==> flow/design.v <==
module TM_ALU (
    input  wire        clk,
    input  wire        reset,
    input  wire [7:0]  AvgTxLen,
    input  wire [7:0]  InstExed,
    input  wire [7:0]  CurTxLen,
    output wire [7:0]  AvgTxLen_new,
    output wire [7:0]  InstExed_new
);
    reg [15:0] mac_result;  
    reg [7:0]  inc_result;
    reg [15:0] mac_reg;     
    reg [7:0]  inc_reg;      
    reg [7:0]  AvgTxLen_reg;  
    always @(posedge clk) begin
        if (reset) begin
            mac_reg      <= 0;
            inc_reg      <= 0;
            AvgTxLen_reg <= 0;
        end else begin
            mac_result     <= AvgTxLen * InstExed;
            mac_reg      <= mac_result + CurTxLen;
            inc_result     <= InstExed + 1;
            inc_reg      <= inc_result;
            AvgTxLen_reg <= AvgTxLen;  
        end
    end
    reg [7:0] AvgTxLen_new_reg;
    always @(posedge clk) begin
        if (reset) begin
            AvgTxLen_new_reg <= 0;
        end else begin
            if (inc_reg == 0) begin  
                AvgTxLen_new_reg <= 0;
            end else begin
                AvgTxLen_new_reg <= mac_reg / inc_reg;
            end
        end
    end
    assign AvgTxLen_new  = AvgTxLen_new_reg;
    assign InstExed_new = (reset) ? 8'b0 : AvgTxLen_reg;  
endmodule
Tool chain data of TM_ALU
The steps from the RTL of TM_ALU to its reports follow in flow order. Line numbers count from 1 in the design file above. Operators carry their Yosys type and port widths (W data, S select, Z words). Cell names lack the library's common part. A cell with - has no value.

Top: TM_ALU. Clock port: clk. Standard-cell library: sky130hd. Timing corner: tt_025C_1v80.

Word-level counts
Counts by Yosys on the flattened word-level netlist (proc, flatten, opt, wreduce; memories kept). Register bits leave out memories and registers merged into their read ports (data or address); mux counts leave out enables and synchronous resets folded into registers. Print and check cells are left out. Cells with the same type and inputs are merged into one.

The figure for div/mod/pow operators is 1. Under $mul stands 1. The entry for add/subtract/negate cells reads 2. The figure for reduce/logical cells is 2. The figure for multiplexer cells is 1.

Operator list (count): $div A16 B8 Y16 (1); $mul A8 B8 Y16 (1); $add A16 B8 Y16 (1); $add A8 B1 Y8 const B (1); $logic_not A8 Y1 (1); $mux W8 (1); $reduce_or A2 Y1 (1).

The figure for output and inout port bits is 16. The entry for cells after elaboration reads 13. The entry for flip-flop bits (word level) reads 64.

Longest topological paths
Depth = most cells in a row (Yosys ltp): at word level without a register or memory, in the mapped netlist without a sequential cell, where the memories' decode and read muxes count.

Under depth in word-level cells stands 2. For ABC_AREA the number is 0. The figure for mapped depth is 157. The entry for depth with buffers taken out reads 148.

Synthesis result
Source: synth_stat.txt of the flow (Yosys; design flattened, memories mapped). It holds for the ABC_AREA given above (unset counts as 0); a run with the other value may have another netlist.

Cells by type (count): ha_1 (146); dfxtp_1 (40); fa_1 (37); edfxtp_1 (24); o21a_1 (52); inv_1 (94); nand2_1 (91); a21oi_1 (59); xnor2_1 (33); nor2_1 (76); xor2_1 (29); nor3_1 (49); o21ai_0 (49); nor2b_1 (38); and2_1 (37); mux2_2 (16); a21o_1 (23); mux2i_1 (16).

Not listed: further types 68, cells in them 252.

Under cells in the netlist stands 1161. Buffer cells: 38. Under mapped flip-flops stands 64. For cell area after synthesis the number is 0.009683 mm². The figure for sequential part of the area is 0.0015215 mm².

Timing after synthesis
Path of least setup slack by OpenSTA after synthesis, without wires, with an ideal clock, recovery checks aside; 20% of the period is set as input and as output delay. Where synthesis merged equal registers, the netlist keeps one of their names.

Path type: reg-to-reg. Start point: register inc_reg[7]. End point: register AvgTxLen_new_reg[0]. Under library setup time stands 0.165 ns. The figure for period is 30.0 ns. Under driving pins on the path stands 147. The entry for path delay reads 29.982 ns. Required time: 29.835 ns. The entry for buffers on the path reads 10. For arrival time the number is 29.817 ns. The entry for slack reads 0.018 ns. For synthesis period reached the number is 29.982 ns.

"path delay" = arrival - input delay + setup time. "driving pins on the path": output pins that drive a net of the path, with the launching flip-flop's if there is one; two outputs of one cell count as two. "synthesis period reached" is the clock period less the worst setup slack; recovery checks do not enter. This is arithmetic on one report: input and output delays are still those of the set period (20% each). At most two assigning lines are given for a register; there are more.

Cells stage by stage: dfxtp_1 buf_6 nor4_4 nand3_2 nor2_1 a21oi_1 a21oi_1 ha_1 or3_1 and3_1 a211o_1 and2_1 ha_1 a21oi_1 a2111o_1 o221a_2 or2_2 ha_1 (+111 left out) a21o_1 nor2b_1 nand3_1 or4_1 buf_6 mux2_4 ha_1 nor2b_1 o21ai_0 nand2b_1 a21oi_1 nor2b_1 o21ai_0 nand2b_1 a21oi_1 nand2_1 a2111oi_0 a41oi_1. The figure for elaborated cells on any way between the ends is 3. The entry for RTL lines with such cells reads 2. Those cells by class: div: 1; reduce/logical: 2.

RTL lines, path post-synthesis: start, declared (RTL line 13) `reg [7:0]  inc_reg;`; start, assigned (RTL line 18) `inc_reg      <= 0;`; start, assigned (RTL line 24) `inc_reg      <= inc_result;`; end, assigned (RTL line 31) `AvgTxLen_new_reg <= 0;`; end, assigned (RTL line 36) `AvgTxLen_new_reg <= mac_reg / inc_reg;`; end, declared (RTL line 28) `reg [7:0] AvgTxLen_new_reg;`.

No chain of elaborated cells between the ends is given.

Timing after layout
Path of least setup slack in the final report of flow run 1 (OpenROAD, finished layout, wires in). Where an end is a register, its clock arrival counts in the times.

Path type: reg-to-reg. Start point: register inc_reg[6]. End point: register AvgTxLen_new_reg[0]. The entry for slack reads 1.39 ns. Under driving pins on the path stands 147. Required time: 29.20 ns. The figure for period is 29.0 ns. For arrival time the number is 27.81 ns. Under library setup time stands 0.13 ns. The entry for buffers on the path reads 5.

At most two assigning lines are given for a register; there are more.

Cells stage by stage: dfxtp_2 nor4_4 nand3_2 nor2_2 a21oi_1 a21oi_1 ha_1 or3_1 and3_1 a211o_1 and2_1 ha_4 o211ai_1 a2111o_1 o221a_2 or2_2 ha_4 o211ai_1 (+111 left out) a21o_1 a21o_1 nor2b_1 nand3_1 or4_4 mux2_4 ha_1 nor2b_1 o21ai_1 nand2b_1 a21oi_1 nor2b_1 o21ai_1 nand2b_1 a21oi_2 nand2_1 a2111oi_4 a41oi_1. The figure for elaborated cells on any way between the ends is 3. The entry for RTL lines with such cells reads 2. Those cells by class: div: 1; reduce/logical: 2.

RTL lines, path post-layout: start, declared (RTL line 13) `reg [7:0]  inc_reg;`; start, assigned (RTL line 18) `inc_reg      <= 0;`; start, assigned (RTL line 24) `inc_reg      <= inc_result;`; end, assigned (RTL line 31) `AvgTxLen_new_reg <= 0;`; end, assigned (RTL line 36) `AvgTxLen_new_reg <= mac_reg / inc_reg;`; end, declared (RTL line 28) `reg [7:0] AvgTxLen_new_reg;`.

No chain of elaborated cells between the ends is given.

==> runs of TM_ALU <==
Design TM_ALU on sky130hd. What follows are 5 stored runs of the flow, each under its own settings; their order means nothing. The constraints put input and output delay at 20% of the set period each and load the outputs with 0.01 pF. By "clock period reached" is meant the clock period of the run minus its worst setup slack. This is arithmetic on one report: input and output delays are still those of the set period (20% each). "time used up by the worst setup path" is the time allowed to the run's worst setup path (the clock period less input and output delay, where it has them) less its slack. Clock arrival times count: a late capture clock shortens it, a late launch clock lengthens it.

Flow run 1 has these settings: CORE_UTILIZATION 40; period_ns 29.0; CAP_MARGIN 20; CORE_MARGIN 2; SLEW_MARGIN 20. The clock period reached stands at 27.611 ns. The worst setup slack after layout stands at 1.389 ns. For the area inside the die boundary the run shows 0.0254674 mm². For the time used up by the worst setup path the run shows 27.61 ns. Type of the worst setup path: reg-to-reg. The utilization after layout stands at 49.9 %. The standard-cell area after routing reads 0.0117813 mm². The setup TNS comes to 0.000 ns. The cell area after synthesis stands at 0.009683 mm².

Flow run 2 has these settings: CELL_PAD_IN_SITES_GLOBAL_PLACEMENT 1; CORE_ASPECT_RATIO 1.43; CORE_MARGIN 5; CORE_UTILIZATION 67; CTS_CLUSTER_DIAMETER 322; CTS_CLUSTER_SIZE 86; GPL_ROUTABILITY_DRIVEN 0; GPL_TIMING_DRIVEN 1; HOLD_SLACK_MARGIN 0.16; MAX_ROUTING_LAYER met4; MIN_ROUTING_LAYER met2; PLACE_DENSITY 0.64; SETUP_SLACK_MARGIN 1.07; TNS_END_PERCENT 15; period_ns 51.9; CAP_MARGIN 20; SLEW_MARGIN 20. Outcome: not finished: placement ended with error GPL-0301.

Flow run 3 has these settings: CORE_UTILIZATION 17; period_ns 29.0; CAP_MARGIN 20; CORE_MARGIN 2; SLEW_MARGIN 20. The clock period reached stands at 28.026 ns. The worst setup slack after layout stands at 0.974 ns. For the area inside the die boundary the run shows 0.0588839 mm². For the time used up by the worst setup path the run shows 28.03 ns. Type of the worst setup path: reg-to-reg. The utilization after layout stands at 22.4 %. The standard-cell area after routing reads 0.0126321 mm². The setup TNS comes to 0.000 ns. The cell area after synthesis stands at 0.009683 mm².

Flow run 4 has these settings: CORE_UTILIZATION 44; GPL_TIMING_DRIVEN 1; SETUP_SLACK_MARGIN 4.63; SLEW_MARGIN 5; TNS_END_PERCENT 75; period_ns 27.1; CAP_MARGIN 20; CORE_MARGIN 2. The clock period reached stands at 26.669 ns. The worst setup slack after layout stands at 0.431 ns. For the area inside the die boundary the run shows 0.023209 mm². For the time used up by the worst setup path the run shows 26.67 ns. Type of the worst setup path: reg-to-reg. The utilization after layout stands at 62.2 %. The standard-cell area after routing reads 0.0134954 mm². The setup TNS comes to 0.000 ns. The cell area after synthesis stands at 0.009683 mm².

Flow run 5 has these settings: CELL_PAD_IN_SITES_DETAIL_PLACEMENT 0; CELL_PAD_IN_SITES_GLOBAL_PLACEMENT 1; CORE_UTILIZATION 16; CTS_CLUSTER_SIZE 67; GPL_ROUTABILITY_DRIVEN 0; PLACE_DENSITY_LB_ADDON 0.1; period_ns 47.9; CAP_MARGIN 20; CORE_MARGIN 2; SLEW_MARGIN 20. The clock period reached stands at 33.980 ns. The worst setup slack after layout stands at 13.920 ns. For the area inside the die boundary the run shows 0.0625025 mm². For the time used up by the worst setup path the run shows 33.98 ns. Type of the worst setup path: reg-to-reg. The utilization after layout stands at 18.8 %. The standard-cell area after routing reads 0.0113259 mm². The setup TNS comes to 0.000 ns. The cell area after synthesis stands at 0.009683 mm².
